==> flow/design.v <==
`timescale 1ns/10ps
module DW02_tree #(
    parameter num_inputs  = 8,
    parameter input_width = 8
) (
    input  wire [num_inputs*input_width-1:0] INPUT,
    output wire [input_width-1:0]            OUT0,
    output wire [input_width-1:0]            OUT1
);
integer i;
reg [input_width-1:0] sum;
always @(*) begin
    sum = {input_width{1'b0}};
    for (i = 0; i < num_inputs; i = i + 1)
        sum = sum + INPUT[i*input_width +: input_width];
end
assign OUT0 = sum;
assign OUT1 = {input_width{1'b0}};
endmodule
`timescale 1ns/10ps
module booth(
    input      [2:0] code,
    input      [8:0] src_data,
    output reg [9:0] out_data,  
    output reg       out_inv    
);
always @( * ) begin
    case( code )
        3'b000,
        3'b111:
        begin
            out_data = 10'h200;
            out_inv = 1'b0;
        end
        3'b001,
        3'b010:
        begin
            out_data = {~src_data[8], src_data};
            out_inv = 1'b0;
        end
        3'b101,
        3'b110:
        begin
            out_data = {src_data[8], ~src_data};
            out_inv = 1'b1;
        end
        3'b011:
        begin
            out_data = {~src_data[8], src_data[7:0], 1'b0};
            out_inv = 1'b0;
        end
        3'b100:
        begin
            out_data = {src_data[8], ~src_data[7:0], 1'b1};
            out_inv = 1'b1;
        end
        default:
        begin
            out_data = 10'h200;
            out_inv = 1'b0;
        end
    endcase
end
endmodule
`timescale 1ns/10ps
module mul_int8(
    input  wire [8:0]   rs1,
    input  wire [7:0]   rs2,
    output wire [16:0]  mul
);
wire [8:0] code;
wire [2:0] code_0;
wire [2:0] code_1;
wire [2:0] code_2;
wire [2:0] code_3;
wire [9:0] sel_data_0;
wire [9:0] sel_data_1;
wire [9:0] sel_data_2;
wire [9:0] sel_data_3;
wire sel_inv_0;
wire sel_inv_1;
wire sel_inv_2;
wire sel_inv_3;
assign code = {rs2[7:0], 1'b0};
assign code_0 = code[2:0];
assign code_1 = code[4:2];
assign code_2 = code[6:4];
assign code_3 = code[8:6];
booth u_booth_0 (
    .code      (code_0[2:0])
    ,.src_data (rs1[8:0])
    ,.out_data (sel_data_0)
    ,.out_inv  (sel_inv_0)
);
booth u_booth_1 (
    .code      (code_1[2:0])
    ,.src_data (rs1[8:0])
    ,.out_data (sel_data_1)
    ,.out_inv  (sel_inv_1)
);
booth u_booth_2 (
    .code      (code_2[2:0])
    ,.src_data (rs1[8:0])
    ,.out_data (sel_data_2)
    ,.out_inv  (sel_inv_2)
);
booth u_booth_3 (
    .code      (code_3[2:0])
    ,.src_data (rs1[8:0])
    ,.out_data (sel_data_3)
    ,.out_inv  (sel_inv_3)
);
reg     [16:0] ppre_0;
reg     [16:0] ppre_1;
reg     [16:0] ppre_2;
reg     [16:0] ppre_3;
reg     [16:0] ppre_4;
always @( * ) begin
    ppre_0 = {7'b0, sel_data_0};
    ppre_1 = {5'b0, sel_data_1, 1'b0, sel_inv_0};
    ppre_2 = {3'b0, sel_data_2, 1'b0, sel_inv_1, 2'b0};
    ppre_3 = {1'b0, sel_data_3, 1'b0, sel_inv_2, 4'b0};
    ppre_4 = {10'b0, sel_inv_3 , 6'b0 }; 
end
wire [84:0] pp_in;
assign pp_in = {ppre_4, ppre_3, ppre_2, ppre_1, ppre_0};
wire [16:0] pp_out_0;
wire [16:0] pp_out_1;
DW02_tree #(5, 17) u_tree_l0n0 (
   .INPUT    (pp_in[84:0])
  ,.OUT0     (pp_out_0[16:0])
  ,.OUT1     (pp_out_1[16:0])
);
assign mul = pp_out_0 + pp_out_1;
endmodule
`timescale 1ns/10ps
module mul(
    input  wire        clk,
    input  wire        rst,
    input  wire [63:0] lm,
    input  wire [63:0] rm,
    input  wire [1:0]  Data_type,
    output reg  [19:0] mul_out
);
wire is_8;
wire is_exp4;
wire is_ternary;
assign is_8 = Data_type==2'b11 || Data_type==2'b00; 
assign lm_is_int8 = Data_type==2'b11;
assign is_exp4 = Data_type==2'b10;
assign is_ternary = Data_type==2'b01;
wire [8:0] lms_0;
wire [8:0] lms_1;
wire [8:0] lms_2;
wire [8:0] lms_3;
wire [8:0] lms_4;
wire [8:0] lms_5;
wire [8:0] lms_6;
wire [8:0] lms_7;
wire [7:0] rm8_0;
wire [7:0] rm8_1;
wire [7:0] rm8_2;
wire [7:0] rm8_3;
wire [7:0] rm8_4;
wire [7:0] rm8_5;
wire [7:0] rm8_6;
wire [7:0] rm8_7;
wire [16:0] mul_int8_0;
wire [16:0] mul_int8_1;
wire [16:0] mul_int8_2;
wire [16:0] mul_int8_3;
wire [16:0] mul_int8_4;
wire [16:0] mul_int8_5;
wire [16:0] mul_int8_6;
wire [16:0] mul_int8_7;
assign lms_0 = !is_8 ? 9'd0 : lm_is_int8 ? {lm[7 ],lm[7 :0 ]} : {1'b0,lm[7 :0 ]};
assign lms_1 = !is_8 ? 9'd0 : lm_is_int8 ? {lm[15],lm[15:8 ]} : {1'b0,lm[15:8 ]};
assign lms_2 = !is_8 ? 9'd0 : lm_is_int8 ? {lm[23],lm[23:16]} : {1'b0,lm[23:16]};
assign lms_3 = !is_8 ? 9'd0 : lm_is_int8 ? {lm[31],lm[31:24]} : {1'b0,lm[31:24]};
assign lms_4 = !is_8 ? 9'd0 : lm_is_int8 ? {lm[39],lm[39:32]} : {1'b0,lm[39:32]};
assign lms_5 = !is_8 ? 9'd0 : lm_is_int8 ? {lm[47],lm[47:40]} : {1'b0,lm[47:40]};
assign lms_6 = !is_8 ? 9'd0 : lm_is_int8 ? {lm[55],lm[55:48]} : {1'b0,lm[55:48]};
assign lms_7 = !is_8 ? 9'd0 : lm_is_int8 ? {lm[63],lm[63:56]} : {1'b0,lm[63:56]};
assign {rm8_7,rm8_6,rm8_5,rm8_4,rm8_3,rm8_2,rm8_1,rm8_0} = rm;
mul_int8     u_mul_int8_0(
     .rs1   (lms_0     )
    ,.rs2   (rm8_0     )
    ,.mul   (mul_int8_0)
);
mul_int8     u_mul_int8_1(
     .rs1   (lms_1     )
    ,.rs2   (rm8_1     )
    ,.mul   (mul_int8_1)
);
mul_int8     u_mul_int8_2(
     .rs1   (lms_2     )
    ,.rs2   (rm8_2     )
    ,.mul   (mul_int8_2)
);
mul_int8     u_mul_int8_3(
     .rs1   (lms_3     )
    ,.rs2   (rm8_3     )
    ,.mul   (mul_int8_3)
);
mul_int8     u_mul_int8_4(
     .rs1   (lms_4     )
    ,.rs2   (rm8_4     )
    ,.mul   (mul_int8_4)
);
mul_int8     u_mul_int8_5(
     .rs1   (lms_5     )
    ,.rs2   (rm8_5     )
    ,.mul   (mul_int8_5)
);
mul_int8     u_mul_int8_6(
     .rs1   (lms_6     )
    ,.rs2   (rm8_6     )
    ,.mul   (mul_int8_6)
);
mul_int8     u_mul_int8_7(
     .rs1   (lms_7     )
    ,.rs2   (rm8_7     )
    ,.mul   (mul_int8_7)
);
function [13:0] exp4mul;
    input [3:0] a;
    input [3:0] b;
    reg [3:0] exp;
    reg zero_f;
    reg sign;
    reg [12:0] exp_decode;
    begin
        zero_f = (~|a[2:0]) | (~|b[2:0]);
        sign = a[3]^b[3];
        exp = zero_f ? 4'b0000 : a[2:0] + b[2:0] - 2'b10;
        exp_decode = 13'd1 << exp;
        exp4mul = zero_f ? 14'h2000 :
            sign ? {1'b0,~exp_decode+1'b1} :
            {1'b1, exp_decode};  
    end
endfunction
wire [13:0] mul_exp4_0;
wire [13:0] mul_exp4_1;
wire [13:0] mul_exp4_2;
wire [13:0] mul_exp4_3;
wire [13:0] mul_exp4_4;
wire [13:0] mul_exp4_5;
wire [13:0] mul_exp4_6;
wire [13:0] mul_exp4_7;
wire [13:0] mul_exp4_8;
wire [13:0] mul_exp4_9;
wire [13:0] mul_exp4_10;
wire [13:0] mul_exp4_11;
wire [13:0] mul_exp4_12;
wire [13:0] mul_exp4_13;
wire [13:0] mul_exp4_14;
wire [13:0] mul_exp4_15;
assign mul_exp4_0  = is_exp4 ? exp4mul(lm[ 3:0 ], rm[ 3:0 ]) : 14'd0;
assign mul_exp4_1  = is_exp4 ? exp4mul(lm[ 7:4 ], rm[ 7:4 ]) : 14'd0;
assign mul_exp4_2  = is_exp4 ? exp4mul(lm[11:8 ], rm[11:8 ]) : 14'd0;
assign mul_exp4_3  = is_exp4 ? exp4mul(lm[15:12], rm[15:12]) : 14'd0;
assign mul_exp4_4  = is_exp4 ? exp4mul(lm[19:16], rm[19:16]) : 14'd0;
assign mul_exp4_5  = is_exp4 ? exp4mul(lm[23:20], rm[23:20]) : 14'd0;
assign mul_exp4_6  = is_exp4 ? exp4mul(lm[27:24], rm[27:24]) : 14'd0;
assign mul_exp4_7  = is_exp4 ? exp4mul(lm[31:28], rm[31:28]) : 14'd0;
assign mul_exp4_8  = is_exp4 ? exp4mul(lm[35:32], rm[35:32]) : 14'd0;
assign mul_exp4_9  = is_exp4 ? exp4mul(lm[39:36], rm[39:36]) : 14'd0;
assign mul_exp4_10 = is_exp4 ? exp4mul(lm[43:40], rm[43:40]) : 14'd0;
assign mul_exp4_11 = is_exp4 ? exp4mul(lm[47:44], rm[47:44]) : 14'd0;
assign mul_exp4_12 = is_exp4 ? exp4mul(lm[51:48], rm[51:48]) : 14'd0;
assign mul_exp4_13 = is_exp4 ? exp4mul(lm[55:52], rm[55:52]) : 14'd0;
assign mul_exp4_14 = is_exp4 ? exp4mul(lm[59:56], rm[59:56]) : 14'd0;
assign mul_exp4_15 = is_exp4 ? exp4mul(lm[63:60], rm[63:60]) : 14'd0;
wire [14:0] mul_exp4_l0;
wire [14:0] mul_exp4_l1;
wire [14:0] mul_exp4_l2;
wire [14:0] mul_exp4_l3;
wire [14:0] mul_exp4_l4;
wire [14:0] mul_exp4_l5;
wire [14:0] mul_exp4_l6;
wire [14:0] mul_exp4_l7;
assign mul_exp4_l0 = mul_exp4_0 + mul_exp4_1;
assign mul_exp4_l1 = mul_exp4_2 + mul_exp4_3;
assign mul_exp4_l2 = mul_exp4_4 + mul_exp4_5;
assign mul_exp4_l3 = mul_exp4_6 + mul_exp4_7;
assign mul_exp4_l4 = mul_exp4_8 + mul_exp4_9;
assign mul_exp4_l5 = mul_exp4_10 + mul_exp4_11;
assign mul_exp4_l6 = mul_exp4_12 + mul_exp4_13;
assign mul_exp4_l7 = mul_exp4_14 + mul_exp4_15;
function [1:0] ternary2mul;
    input [1:0] a;
    input [1:0] b;
    begin
        ternary2mul = ((~|a) | (~|b)) ? 2'b10 : {a[1]~^b[1],1'b1}; 
    end
endfunction
wire [1:0] mul_ter2_0;
wire [1:0] mul_ter2_1;
wire [1:0] mul_ter2_2;
wire [1:0] mul_ter2_3;
wire [1:0] mul_ter2_4;
wire [1:0] mul_ter2_5;
wire [1:0] mul_ter2_6;
wire [1:0] mul_ter2_7;
wire [1:0] mul_ter2_8;
wire [1:0] mul_ter2_9;
wire [1:0] mul_ter2_10;
wire [1:0] mul_ter2_11;
wire [1:0] mul_ter2_12;
wire [1:0] mul_ter2_13;
wire [1:0] mul_ter2_14;
wire [1:0] mul_ter2_15;
wire [1:0] mul_ter2_16;
wire [1:0] mul_ter2_17;
wire [1:0] mul_ter2_18;
wire [1:0] mul_ter2_19;
wire [1:0] mul_ter2_20;
wire [1:0] mul_ter2_21;
wire [1:0] mul_ter2_22;
wire [1:0] mul_ter2_23;
wire [1:0] mul_ter2_24;
wire [1:0] mul_ter2_25;
wire [1:0] mul_ter2_26;
wire [1:0] mul_ter2_27;
wire [1:0] mul_ter2_28;
wire [1:0] mul_ter2_29;
wire [1:0] mul_ter2_30;
wire [1:0] mul_ter2_31;
assign mul_ter2_0  = is_ternary ? ternary2mul(lm[ 1:0 ],rm[ 1:0 ]) : 2'b00;
assign mul_ter2_1  = is_ternary ? ternary2mul(lm[ 3:2 ],rm[ 3:2 ]) : 2'b00;
assign mul_ter2_2  = is_ternary ? ternary2mul(lm[ 5:4 ],rm[ 5:4 ]) : 2'b00;
assign mul_ter2_3  = is_ternary ? ternary2mul(lm[ 7:6 ],rm[ 7:6 ]) : 2'b00;
assign mul_ter2_4  = is_ternary ? ternary2mul(lm[ 9:8 ],rm[ 9:8 ]) : 2'b00;
assign mul_ter2_5  = is_ternary ? ternary2mul(lm[11:10],rm[11:10]) : 2'b00;
assign mul_ter2_6  = is_ternary ? ternary2mul(lm[13:12],rm[13:12]) : 2'b00;
assign mul_ter2_7  = is_ternary ? ternary2mul(lm[15:14],rm[15:14]) : 2'b00;
assign mul_ter2_8  = is_ternary ? ternary2mul(lm[17:16],rm[17:16]) : 2'b00;
assign mul_ter2_9  = is_ternary ? ternary2mul(lm[19:18],rm[19:18]) : 2'b00;
assign mul_ter2_10 = is_ternary ? ternary2mul(lm[21:20],rm[21:20]) : 2'b00;
assign mul_ter2_11 = is_ternary ? ternary2mul(lm[23:22],rm[23:22]) : 2'b00;
assign mul_ter2_12 = is_ternary ? ternary2mul(lm[25:24],rm[25:24]) : 2'b00;
assign mul_ter2_13 = is_ternary ? ternary2mul(lm[27:26],rm[27:26]) : 2'b00;
assign mul_ter2_14 = is_ternary ? ternary2mul(lm[29:28],rm[29:28]) : 2'b00;
assign mul_ter2_15 = is_ternary ? ternary2mul(lm[31:30],rm[31:30]) : 2'b00;
assign mul_ter2_16 = is_ternary ? ternary2mul(lm[33:32],rm[33:32]) : 2'b00;
assign mul_ter2_17 = is_ternary ? ternary2mul(lm[35:34],rm[35:34]) : 2'b00;
assign mul_ter2_18 = is_ternary ? ternary2mul(lm[37:36],rm[37:36]) : 2'b00;
assign mul_ter2_19 = is_ternary ? ternary2mul(lm[39:38],rm[39:38]) : 2'b00;
assign mul_ter2_20 = is_ternary ? ternary2mul(lm[41:40],rm[41:40]) : 2'b00;
assign mul_ter2_21 = is_ternary ? ternary2mul(lm[43:42],rm[43:42]) : 2'b00;
assign mul_ter2_22 = is_ternary ? ternary2mul(lm[45:44],rm[45:44]) : 2'b00;
assign mul_ter2_23 = is_ternary ? ternary2mul(lm[47:46],rm[47:46]) : 2'b00;
assign mul_ter2_24 = is_ternary ? ternary2mul(lm[49:48],rm[49:48]) : 2'b00;
assign mul_ter2_25 = is_ternary ? ternary2mul(lm[51:50],rm[51:50]) : 2'b00;
assign mul_ter2_26 = is_ternary ? ternary2mul(lm[53:52],rm[53:52]) : 2'b00;
assign mul_ter2_27 = is_ternary ? ternary2mul(lm[55:54],rm[55:54]) : 2'b00;
assign mul_ter2_28 = is_ternary ? ternary2mul(lm[57:56],rm[57:56]) : 2'b00;
assign mul_ter2_29 = is_ternary ? ternary2mul(lm[59:58],rm[59:58]) : 2'b00;
assign mul_ter2_30 = is_ternary ? ternary2mul(lm[61:60],rm[61:60]) : 2'b00;
assign mul_ter2_31 = is_ternary ? ternary2mul(lm[63:62],rm[63:62]) : 2'b00;
wire [39:0] pp_ter2_in_3;
wire [39:0] pp_ter2_in_2;
wire [39:0] pp_ter2_in_1;
wire [39:0] pp_ter2_in_0;
wire [4:0] pp_ter2_out_0;
wire [4:0] pp_ter2_out_1;
wire [4:0] pp_ter2_out_2;
wire [4:0] pp_ter2_out_3;
wire [4:0] pp_ter2_out_4;
wire [4:0] pp_ter2_out_5;
wire [4:0] pp_ter2_out_6;
wire [4:0] pp_ter2_out_7;
assign pp_ter2_in_3 = {3'b000,mul_ter2_31, 3'b000,mul_ter2_30, 3'b000,mul_ter2_29, 3'b000,mul_ter2_28,
                       3'b000,mul_ter2_27, 3'b000,mul_ter2_26, 3'b000,mul_ter2_25, 3'b000,mul_ter2_24};
assign pp_ter2_in_2 = {3'b000,mul_ter2_23, 3'b000,mul_ter2_22, 3'b000,mul_ter2_21, 3'b000,mul_ter2_20,
                       3'b000,mul_ter2_19, 3'b000,mul_ter2_18, 3'b000,mul_ter2_17, 3'b000,mul_ter2_16};
assign pp_ter2_in_1 = {3'b000,mul_ter2_15, 3'b000,mul_ter2_14, 3'b000,mul_ter2_13, 3'b000,mul_ter2_12,
                       3'b000,mul_ter2_11, 3'b000,mul_ter2_10, 3'b000,mul_ter2_9,  3'b000,mul_ter2_8};
assign pp_ter2_in_0 = {3'b000,mul_ter2_7,  3'b000,mul_ter2_6,  3'b000,mul_ter2_5,  3'b000,mul_ter2_4,
                       3'b000,mul_ter2_3,  3'b000,mul_ter2_2,  3'b000,mul_ter2_1,  3'b000,mul_ter2_0};
DW02_tree #(8, 5) u_tree_ter0 (
   .INPUT    (pp_ter2_in_0[39:0])
  ,.OUT0     (pp_ter2_out_0[4:0])
  ,.OUT1     (pp_ter2_out_1[4:0])
);
DW02_tree #(8, 5) u_tree_ter1 (
   .INPUT    (pp_ter2_in_1[39:0])
  ,.OUT0     (pp_ter2_out_2[4:0])
  ,.OUT1     (pp_ter2_out_3[4:0])
);
DW02_tree #(8, 5) u_tree_ter2 (
   .INPUT    (pp_ter2_in_2[39:0])
  ,.OUT0     (pp_ter2_out_4[4:0])
  ,.OUT1     (pp_ter2_out_5[4:0])
);
DW02_tree #(8, 5) u_tree_ter3 (
   .INPUT    (pp_ter2_in_3[39:0])
  ,.OUT0     (pp_ter2_out_6[4:0])
  ,.OUT1     (pp_ter2_out_7[4:0])
);
reg [16:0] pp_reg[0:7];
wire [16:0] pp_reg_w[0:7];
assign pp_reg_w[0] = is_8 ? mul_int8_0[16:0] : is_exp4 ? {2'b00, mul_exp4_l0} : {{12{1'b0}}, pp_ter2_out_0};
assign pp_reg_w[1] = is_8 ? mul_int8_1[16:0] : is_exp4 ? {2'b00, mul_exp4_l1} : {{12{1'b0}}, pp_ter2_out_1};
assign pp_reg_w[2] = is_8 ? mul_int8_2[16:0] : is_exp4 ? {2'b00, mul_exp4_l2} : {{12{1'b0}}, pp_ter2_out_2};
assign pp_reg_w[3] = is_8 ? mul_int8_3[16:0] : is_exp4 ? {2'b00, mul_exp4_l3} : {{12{1'b0}}, pp_ter2_out_3};
assign pp_reg_w[4] = is_8 ? mul_int8_4[16:0] : is_exp4 ? {2'b00, mul_exp4_l4} : {{12{1'b0}}, pp_ter2_out_4};
assign pp_reg_w[5] = is_8 ? mul_int8_5[16:0] : is_exp4 ? {2'b00, mul_exp4_l5} : {{12{1'b0}}, pp_ter2_out_5};
assign pp_reg_w[6] = is_8 ? mul_int8_6[16:0] : is_exp4 ? {2'b00, mul_exp4_l6} : {{12{1'b0}}, pp_ter2_out_6};
assign pp_reg_w[7] = is_8 ? mul_int8_7[16:0] : is_exp4 ? {2'b00, mul_exp4_l7} : {{12{1'b0}}, pp_ter2_out_7};
always @(posedge clk) begin
    if(rst) begin
        pp_reg[0] <= #1 {17{1'b0}};
        pp_reg[1] <= #1 {17{1'b0}};
        pp_reg[2] <= #1 {17{1'b0}};
        pp_reg[3] <= #1 {17{1'b0}};
        pp_reg[4] <= #1 {17{1'b0}};
        pp_reg[5] <= #1 {17{1'b0}};
        pp_reg[6] <= #1 {17{1'b0}};
        pp_reg[7] <= #1 {17{1'b0}};
    end else begin
        pp_reg[0] <= #1 pp_reg_w[0];
        pp_reg[1] <= #1 pp_reg_w[1];
        pp_reg[2] <= #1 pp_reg_w[2];
        pp_reg[3] <= #1 pp_reg_w[3];
        pp_reg[4] <= #1 pp_reg_w[4];
        pp_reg[5] <= #1 pp_reg_w[5];
        pp_reg[6] <= #1 pp_reg_w[6];
        pp_reg[7] <= #1 pp_reg_w[7];
    end
end
wire [19:0] res_sub;
assign res_sub = is_8 ? 20'hAB000 :   
                 is_exp4 ? 20'hE0000 :   
                 20'hFFFC0;              
wire [179:0] mul_src;
assign mul_src = {3'b000,pp_reg[7], 3'b000,pp_reg[6], 3'b000,pp_reg[5], 3'b000,pp_reg[4],
                  3'b000,pp_reg[3], 3'b000,pp_reg[2], 3'b000,pp_reg[1], 3'b000,pp_reg[0],
                  res_sub[19:0] };
wire [19:0] mul_out0,mul_out1;
DW02_tree #(9, 20) u_tree_mul (
   .INPUT    (mul_src[179:0])
  ,.OUT0     (mul_out0[19:0])
  ,.OUT1     (mul_out1[19:0])
);
wire [19:0] mul_out_w;
assign mul_out_w = mul_out0 + mul_out1;
always @(posedge clk) begin
    if(rst)
        mul_out <= #1 {20{1'b0}};
    else
        mul_out <= #1 mul_out_w;
end
endmodule
Appendix: tool output

**Tool chain data of mul**

Each step is given for the RTL above and for the edited RTL.
Lines under "original" count in the file above, lines under "edited" in the edited file.
"change" is "edited" less "original", of the values as shown; "relative change" is that difference over "original", in percent.
Operators carry their Yosys type and port widths (W data, S select, Z words).
The mark - stands for no value.

- Top: mul
- Clock: clk
- Cell library: sky130hd
- Timing corner: tt_025C_1v80

**Diff**

The edit as a unified diff against the file above.
A script made this edit. It changes what the design does and was not meant as an optimisation.

```diff
@@ -373,6 +373,8 @@
 assign pp_ter2_in_3 = {3'b000,mul_ter2_31, 3'b000,mul_ter2_30, 3'b000,mul_ter2_29, 3'b000,mul_ter2_28,
                        3'b000,mul_ter2_27, 3'b000,mul_ter2_26, 3'b000,mul_ter2_25, 3'b000,mul_ter2_24};
-assign pp_ter2_in_2 = {3'b000,mul_ter2_23, 3'b000,mul_ter2_22, 3'b000,mul_ter2_21, 3'b000,mul_ter2_20,
+reg [39:0] pp_ter2_in_2_s1;
+always @(posedge clk) pp_ter2_in_2_s1 <= {3'b000,mul_ter2_23, 3'b000,mul_ter2_22, 3'b000,mul_ter2_21, 3'b000,mul_ter2_20,
                        3'b000,mul_ter2_19, 3'b000,mul_ter2_18, 3'b000,mul_ter2_17, 3'b000,mul_ter2_16};
+assign pp_ter2_in_2 = pp_ter2_in_2_s1;
 assign pp_ter2_in_1 = {3'b000,mul_ter2_15, 3'b000,mul_ter2_14, 3'b000,mul_ter2_13, 3'b000,mul_ter2_12,
                        3'b000,mul_ter2_11, 3'b000,mul_ter2_10, 3'b000,mul_ter2_9,  3'b000,mul_ter2_8};
```

**After elaboration**

Counts by Yosys on the flattened word-level netlist (proc, flatten, opt, wreduce). Print and check cells are left out. Cells with the same type and inputs are merged into one.

Word-level totals:

| element | original | edited | change | relative change (%) |
|---|---|---|---|---|
| elaborated cells | 1068 | 1061 | -7 | -0.66 |
| bits of input ports | 132 | 132 | 0 | 0.00 |
| output and inout bits | 20 | 20 | 0 | 0.00 |
| bits in registers | 156 | 172 | +16 | +10.26 |

Cells by class:

| element | original | edited | change | relative change (%) |
|---|---|---|---|---|
| bitwise gates (word level) | 136 | 136 | 0 | 0.00 |
| add/sub/neg operators | 124 | 124 | 0 | 0.00 |
| shift-type cells | 16 | 16 | 0 | 0.00 |
| reductions and logical operators | 362 | 362 | 0 | 0.00 |
| multiplexer cells | 226 | 218 | -8 | -3.54 |
| eq/ne operators | 195 | 195 | 0 | 0.00 |

Operators by type and width:

| cell | original | edited | change | relative change (%) |
|---|---|---|---|---|
| $mux W2 | 64 | 56 | -8 | -12.50 |

Unchanged operator kinds not shown: 40.

**Logic depth**

Longest topological path by Yosys (ltp), each cell counted once; first at word level (registers and memories cut), then after technology mapping (sequential cells cut; the memories' decode and read muxes count).

Depth:

| element | original | edited | change | relative change (%) |
|---|---|---|---|---|
| word-level depth | 14 | 14 | 0 | 0.00 |
| ABC_AREA | 0 | 0 | - | - |
| depth in mapped cells | 27 | 28 | +1 | +3.70 |
| depth with buffers taken out | 24 | 27 | +3 | +12.50 |

**Netlist**

Source: synth_stat.txt of the flow (Yosys; design flattened, memories mapped). It holds for the ABC_AREA given above (unset counts as 0); a run with the other value may have another netlist.

Synthesis totals:

| element | original | edited | change | relative change (%) |
|---|---|---|---|---|
| buffer cells | 496 | 513 | +17 | +3.43 |
| sequential area (mm^2) | 0.003123 | 0.0034433 | +0.0003203 | +10.26 |
| synthesis area (mm^2) | 0.04562 | 0.0459441 | +0.0003241 | +0.71 |
| flip-flop cells | 156 | 172 | +16 | +10.26 |
| standard cells after synthesis | 6310 | 6359 | +49 | +0.78 |

Cell types:

| cell type | original | edited | change | relative change (%) |
|---|---|---|---|---|
| sky130_fd_sc_hd__nand2_1 | 489 | 535 | +46 | +9.41 |
| sky130_fd_sc_hd__a21oi_1 | 601 | 629 | +28 | +4.66 |
| sky130_fd_sc_hd__nor2_1 | 584 | 610 | +26 | +4.45 |
| sky130_fd_sc_hd__a21o_1 | 130 | 105 | -25 | -19.23 |
| sky130_fd_sc_hd__nand3_1 | 145 | 123 | -22 | -15.17 |
| sky130_fd_sc_hd__mux2i_1 | 268 | 289 | +21 | +7.84 |
| sky130_fd_sc_hd__clkbuf_1 | 403 | 422 | +19 | +4.71 |
| sky130_fd_sc_hd__or3_1 | 36 | 18 | -18 | -50.00 |
| sky130_fd_sc_hd__or2_2 | 38 | 21 | -17 | -44.74 |
| sky130_fd_sc_hd__dfxtp_1 | 156 | 172 | +16 | +10.26 |
| sky130_fd_sc_hd__a31oi_1 | 69 | 82 | +13 | +18.84 |
| sky130_fd_sc_hd__o221ai_1 | 55 | 68 | +13 | +23.64 |
| sky130_fd_sc_hd__xnor2_1 | 179 | 191 | +12 | +6.70 |
| sky130_fd_sc_hd__o211ai_1 | 39 | 27 | -12 | -30.77 |
| sky130_fd_sc_hd__and3_1 | 24 | 13 | -11 | -45.83 |
| sky130_fd_sc_hd__a22o_1 | 68 | 76 | +8 | +11.76 |
| sky130_fd_sc_hd__a211oi_1 | 64 | 56 | -8 | -12.50 |
| sky130_fd_sc_hd__nand2b_1 | 49 | 57 | +8 | +16.33 |

Unchanged cell types not shown: 8.
Not every row of either side is listed.
The figures by module come from a second, unflattened synthesis with its own total; it is not the netlist above.

Unflattened totals:

| element | original | edited | change | relative change (%) |
|---|---|---|---|---|
| cell total of the unflattened synthesis | 8034 | 8119 | +85 | +1.06 |
| area (unflattened synthesis) (mm^2) | 0.0629716 | 0.0640677 | +0.0010961 | +1.74 |

Rows give one instance, submodules left out.

Modules, original:

| module | cells | instances | area (mm^2) | seq. area (mm^2) |
|---|---|---|---|---|
| mul | 2814 | 1 | 0.0197815 | 0.003123 |
| DW02_tree | 299 | 8 | 0.0023648 | 0 |
| booth | 38 | 32 | 0.0003178 | 0 |
| mul_int8 | 107 | 8 | 0.0008308 | 0 |
| DW02_tree | 440 | 1 | 0.0043029 | 0 |
| DW02_tree | 79 | 4 | 0.0007883 | 0 |

Modules, edited:

| module | cells | instances | area (mm^2) | seq. area (mm^2) |
|---|---|---|---|---|
| mul | 2899 | 1 | 0.0208775 | 0.0034433 |
| DW02_tree | 299 | 8 | 0.0023648 | 0 |
| booth | 38 | 32 | 0.0003178 | 0 |
| mul_int8 | 107 | 8 | 0.0008308 | 0 |
| DW02_tree | 440 | 1 | 0.0043029 | 0 |
| DW02_tree | 79 | 4 | 0.0007883 | 0 |

**Timing after synthesis**

Source: OpenSTA report_checks on the synthesized netlist (no wires, ideal clock, input and output delay 20% of the period each), path of least setup slack; recovery checks are left aside. Register names are those of the netlist, which keeps one name where synthesis merged equal registers.

Path after synthesis:

| element | original | edited | change | relative change (%) |
|---|---|---|---|---|
| path type | in2reg | in2reg | - | - |
| from | input Data_type[1] | input Data_type[1] | - | - |
| to | register mul_out[19] | register mul_out[18] | - | - |
| external input delay (ns) | 1.300 | 1.300 | 0.000 | 0.00 |
| launch time at the first pin (ns) | 1.300 | 1.300 | 0.000 | 0.00 |
| delay of the path (ns) | 5.033 | 5.019 | -0.014 | -0.28 |
| setup time (ns) | 0.121 | 0.128 | +0.007 | - |
| period (ns) | 6.5 | 6.5 | 0.0 | 0.00 |
| path slack (ns) | 0.167 | 0.181 | +0.014 | - |
| arrival (ns) | 6.212 | 6.191 | -0.021 | -0.34 |
| buffers on the path | 2 | 3 | +1 | +50.00 |
| required time (ns) | 6.379 | 6.372 | -0.007 | -0.11 |
| stages on the path | 17 | 20 | +3 | +17.65 |
| period reached after synthesis (ns) | 6.333 | 6.319 | -0.014 | -0.22 |

"delay of the path" = arrival - input delay + setup time.
"stages on the path" counts driving pins, that of a launching flip-flop among them; a cell with two outputs on the path counts twice.
"period reached after synthesis" is the clock period less the worst setup slack; recovery checks do not enter. This is arithmetic on one report: input and output delays are still those of the set period (20% each).
The rows between start and end are the longest chain of elaborated cells between them; the timing report does not say that the signal goes this way. Where chains are equally long, one stands for them.
A line is the first line of the expression or statement that the cell stems from. Yosys adds cells for indexed reads and writes and turns some case tables into memories.

Between the ends, after synthesis, original:
- Cell sequence: sky130_fd_sc_hd__inv_1 > sky130_fd_sc_hd__ha_1 > sky130_fd_sc_hd__clkbuf_1 > sky130_fd_sc_hd__clkinv_1 > sky130_fd_sc_hd__clkbuf_1 > sky130_fd_sc_hd__fa_1 > sky130_fd_sc_hd__fa_1 > sky130_fd_sc_hd__fa_1 > sky130_fd_sc_hd__fa_1 > sky130_fd_sc_hd__inv_1 > sky130_fd_sc_hd__ha_1 > sky130_fd_sc_hd__or4_4 > sky130_fd_sc_hd__o2111a_1 > sky130_fd_sc_hd__a311o_1 > sky130_fd_sc_hd__o22ai_2 > sky130_fd_sc_hd__o21ai_2 > sky130_fd_sc_hd__mux2_4
- Cells in the longest elaborated chain: 11
- Elaborated cells on any way between the ends: 14
- Classes of those cells: add/sub (8); eq/ne (2); mux (2); reduce/logical (2)

Ends and longest elaborated chain, after synthesis, original:

| element | line | source |
|---|---|---|
| start: declaration | 142 | `input  wire [1:0]  Data_type,` |
| $eq A2 B2 Y1 | 150 | `assign is_exp4 = Data_type==2'b10;` |
| $mux W17 | 434 | `is_exp4 ? 20'hE0000 :` |
| $mux W19 | 433 | `assign res_sub = is_8 ? 20'hAB000 :` |
| $add A20 B17 Y20 x8 | 15 | `sum = sum + INPUT[i*input_width +: input_width];` |
| end: assignment | 450 | `mul_out <= #1 {20{1'b0}};` |
| end: assignment | 452 | `mul_out <= #1 mul_out_w;` |
| end: declaration | 143 | `output reg  [19:0] mul_out` |

Between the ends, after synthesis, edited:
- Cell sequence: sky130_fd_sc_hd__inv_1 > sky130_fd_sc_hd__ha_1 > sky130_fd_sc_hd__clkbuf_1 > sky130_fd_sc_hd__inv_1 > sky130_fd_sc_hd__clkbuf_1 > sky130_fd_sc_hd__buf_1 > sky130_fd_sc_hd__fa_1 > sky130_fd_sc_hd__fa_1 > sky130_fd_sc_hd__fa_1 > sky130_fd_sc_hd__inv_1 > sky130_fd_sc_hd__fa_1 > sky130_fd_sc_hd__ha_1 > sky130_fd_sc_hd__a2111o_1 > sky130_fd_sc_hd__nor2_1 > sky130_fd_sc_hd__a21oi_1 > sky130_fd_sc_hd__o21ai_0 > sky130_fd_sc_hd__o21ai_0 > sky130_fd_sc_hd__a31oi_1 > sky130_fd_sc_hd__xor2_1 > sky130_fd_sc_hd__nor2_1
- Cells in the longest elaborated chain: 11
- Elaborated cells on any way between the ends: 14
- Classes of those cells: add/sub (8); eq/ne (2); mux (2); reduce/logical (2)

Ends and longest elaborated chain, after synthesis, edited:

| element | line | source |
|---|---|---|
| start: declaration | 142 | `input  wire [1:0]  Data_type,` |
| $eq A2 B2 Y1 | 150 | `assign is_exp4 = Data_type==2'b10;` |
| $mux W17 | 436 | `is_exp4 ? 20'hE0000 :` |
| $mux W19 | 435 | `assign res_sub = is_8 ? 20'hAB000 :` |
| $add A20 B17 Y20 x8 | 15 | `sum = sum + INPUT[i*input_width +: input_width];` |
| end: assignment | 452 | `mul_out <= #1 {20{1'b0}};` |
| end: assignment | 454 | `mul_out <= #1 mul_out_w;` |
| end: declaration | 143 | `output reg  [19:0] mul_out` |

**Path in the finished layout**

From the final timing report of each run of set A: the path of least setup slack in the routed layout; clock arrival at registers is part of the times.

Path after layout:

| element | original | edited | change | relative change (%) |
|---|---|---|---|---|
| path type | in2reg | in2reg | - | - |
| from | input rm[57] | input Data_type[1] | - | - |
| to | register pp_reg[7][10] | register mul_out[18] | - | - |
| path slack (ns) | 0.34 | 0.41 | +0.07 | - |
| launch time at the first pin (ns) | 1.30 | 1.30 | 0.00 | 0.00 |
| stages on the path | 23 | 20 | -3 | -13.04 |
| setup time (ns) | 0.13 | 0.13 | 0.00 | - |
| required time (ns) | 6.83 | 6.79 | -0.04 | -0.59 |
| external input delay (ns) | 1.30 | 1.30 | 0.00 | 0.00 |
| arrival (ns) | 6.49 | 6.38 | -0.11 | -1.69 |
| period (ns) | 6.5 | 6.5 | 0.0 | 0.00 |
| buffers on the path | 2 | 3 | +1 | +50.00 |

The rows between start and end are the longest chain of elaborated cells between them; the timing report does not say that the signal goes this way. Where chains are equally long, one stands for them.

Between the ends, after layout, original:
- Cell sequence: sky130_fd_sc_hd__clkdlybuf4s50_1 > sky130_fd_sc_hd__clkinv_1 > sky130_fd_sc_hd__ha_1 > sky130_fd_sc_hd__inv_1 > sky130_fd_sc_hd__ha_1 > sky130_fd_sc_hd__inv_1 > sky130_fd_sc_hd__fa_1 > sky130_fd_sc_hd__xor2_1 > sky130_fd_sc_hd__nand2_1 > sky130_fd_sc_hd__or4b_2 > sky130_fd_sc_hd__ha_1 > sky130_fd_sc_hd__nand2_1 > sky130_fd_sc_hd__o21ai_0 > sky130_fd_sc_hd__nor2b_1 > sky130_fd_sc_hd__fa_1 > sky130_fd_sc_hd__a21o_1 > sky130_fd_sc_hd__a21o_1 > sky130_fd_sc_hd__a2111oi_1 > sky130_fd_sc_hd__buf_4 > sky130_fd_sc_hd__o21bai_1 > sky130_fd_sc_hd__a31oi_1 > sky130_fd_sc_hd__xor2_1 > sky130_fd_sc_hd__o22ai_1
- Cells in the longest elaborated chain: 13
- Elaborated cells on any way between the ends: 42
- RTL lines with such cells: 10
- Classes of those cells: add/sub (8); eq/ne (10); shift (1); mux (10); logic (2); reduce/logical (11)

Ends and longest elaborated chain, after layout, original:

| element | line | source |
|---|---|---|
| start: declaration | 141 | `input  wire [63:0] rm,` |
| $reduce_or A3 Y1 | 233 | `zero_f = (~\|a[2:0]) \| (~\|b[2:0]);` |
| $logic_not A1 Y1 | 233 |  |
| $or A1 B1 Y1 | 233 |  |
| $mux W4 | 235 | `exp = zero_f ? 4'b0000 : a[2:0] + b[2:0] - 2'b10;` |
| $shl A1 B4 Y13 | 236 | `exp_decode = 13'd1 << exp;` |
| $not A13 Y13 | 238 | `sign ? {1'b0,~exp_decode+1'b1} :` |
| $add A13 B1 Y13 | 238 |  |
| $mux W14 | 238 |  |
| $mux W14 | 237 | `exp4mul = zero_f ? 14'h2000 :` |
| $mux W14 | 272 | `assign mul_exp4_14 = is_exp4 ? exp4mul(lm[59:56], rm[59:56]) : 14'd0;` |
| $add A14 B14 Y15 | 289 | `assign mul_exp4_l7 = mul_exp4_14 + mul_exp4_15;` |
| $mux W15 | 410 | `assign pp_reg_w[7] = is_8 ? mul_int8_7[16:0] : is_exp4 ? {2'b00, mul_exp4_l7} : {{12{1'b0}}, pp_ter2_out_7};` |
| $mux W17 | 410 |  |
| end: assignment | 420 | `pp_reg[7] <= #1 {17{1'b0}};` |
| end: assignment | 429 | `pp_reg[7] <= #1 pp_reg_w[7];` |
| end: declaration | 401 | `reg [16:0] pp_reg[0:7];` |

Between the ends, after layout, edited:
- Cell sequence: sky130_fd_sc_hd__clkdlybuf4s50_1 > sky130_fd_sc_hd__inv_1 > sky130_fd_sc_hd__ha_2 > sky130_fd_sc_hd__inv_2 > sky130_fd_sc_hd__buf_4 > sky130_fd_sc_hd__fa_1 > sky130_fd_sc_hd__fa_1 > sky130_fd_sc_hd__fa_1 > sky130_fd_sc_hd__fa_1 > sky130_fd_sc_hd__inv_1 > sky130_fd_sc_hd__ha_1 > sky130_fd_sc_hd__a2111o_1 > sky130_fd_sc_hd__nor2_1 > sky130_fd_sc_hd__a21oi_1 > sky130_fd_sc_hd__o21ai_0 > sky130_fd_sc_hd__buf_4 > sky130_fd_sc_hd__o21ai_0 > sky130_fd_sc_hd__a31oi_1 > sky130_fd_sc_hd__xor2_1 > sky130_fd_sc_hd__nor2_1
- Cells in the longest elaborated chain: 11
- Elaborated cells on any way between the ends: 14
- Classes of those cells: add/sub (8); eq/ne (2); mux (2); reduce/logical (2)

Ends and longest elaborated chain, after layout, edited:

| element | line | source |
|---|---|---|
| start: declaration | 142 | `input  wire [1:0]  Data_type,` |
| $eq A2 B2 Y1 | 150 | `assign is_exp4 = Data_type==2'b10;` |
| $mux W17 | 436 | `is_exp4 ? 20'hE0000 :` |
| $mux W19 | 435 | `assign res_sub = is_8 ? 20'hAB000 :` |
| $add A20 B17 Y20 x8 | 15 | `sum = sum + INPUT[i*input_width +: input_width];` |
| end: assignment | 452 | `mul_out <= #1 {20{1'b0}};` |
| end: assignment | 454 | `mul_out <= #1 mul_out_w;` |
| end: declaration | 143 | `output reg  [19:0] mul_out` |

**Layout results**

Runs of the flow (Yosys, OpenROAD) on both versions; the two runs of a pair have the same settings. The constraints put input and output delay at 20% of the set period each and load the outputs with 0.01 pF.

Settings, set A:
- CORE_UTILIZATION: 40
- period_ns: 6.5
- CAP_MARGIN: 20
- CORE_MARGIN: 2
- SLEW_MARGIN: 20

Measured results, set A:

| element | original | edited | change | relative change (%) |
|---|---|---|---|---|
| chip area after synthesis (Yosys) (mm^2) | 0.04562 | 0.0459441 | +0.0003241 | +0.71 |
| total design power (mW) | 16.860 | 17.065 | +0.205 | +1.22 |
| worst hold slack (ns) | 0.704 | 0.710 | +0.006 | - |
| total negative setup slack (ns) | 0.000 | 0.000 | 0.000 | - |
| worst slack on setup checks (ns) | 0.339 | 0.413 | +0.074 | - |
| post-layout utilization (%) | 45.5 | 45.5 | 0.0 | - |
| standard-cell area of the final layout (mm^2) | 0.0512754 | 0.0519811 | +0.0007057 | +1.38 |
| die area (mm^2) | 0.116766 | 0.117587 | +0.000821 | +0.70 |

Settings, set B:
- CELL_PAD_IN_SITES_DETAIL_PLACEMENT: 0
- CELL_PAD_IN_SITES_GLOBAL_PLACEMENT: 2
- CORE_ASPECT_RATIO: 0.59
- CORE_UTILIZATION: 48
- CTS_CLUSTER_DIAMETER: 297
- GPL_ROUTABILITY_DRIVEN: 1
- MAX_ROUTING_LAYER: met5
- PLACE_DENSITY_LB_ADDON: 0.14
- SETUP_SLACK_MARGIN: 1.44
- SLEW_MARGIN: 30
- TNS_END_PERCENT: 15
- period_ns: 6.69
- CAP_MARGIN: 20
- CORE_MARGIN: 2

Measured results, set B:

| element | original | edited | change | relative change (%) |
|---|---|---|---|---|
| chip area after synthesis (Yosys) (mm^2) | 0.04562 | 0.0459441 | +0.0003241 | +0.71 |
| total design power (mW) | 17.788 | 18.267 | +0.479 | +2.69 |
| worst hold slack (ns) | 0.696 | 0.734 | +0.038 | - |
| total negative setup slack (ns) | 0.000 | 0.000 | 0.000 | - |
| worst slack on setup checks (ns) | 1.044 | 1.201 | +0.157 | - |
| post-layout utilization (%) | 59.3 | 58.7 | -0.6 | - |
| standard-cell area of the final layout (mm^2) | 0.0555445 | 0.0558924 | +0.0003479 | +0.63 |
| die area (mm^2) | 0.0976095 | 0.0982943 | +0.0006848 | +0.70 |

"total design power" is the tool's figure for a default switching activity; nothing was simulated.
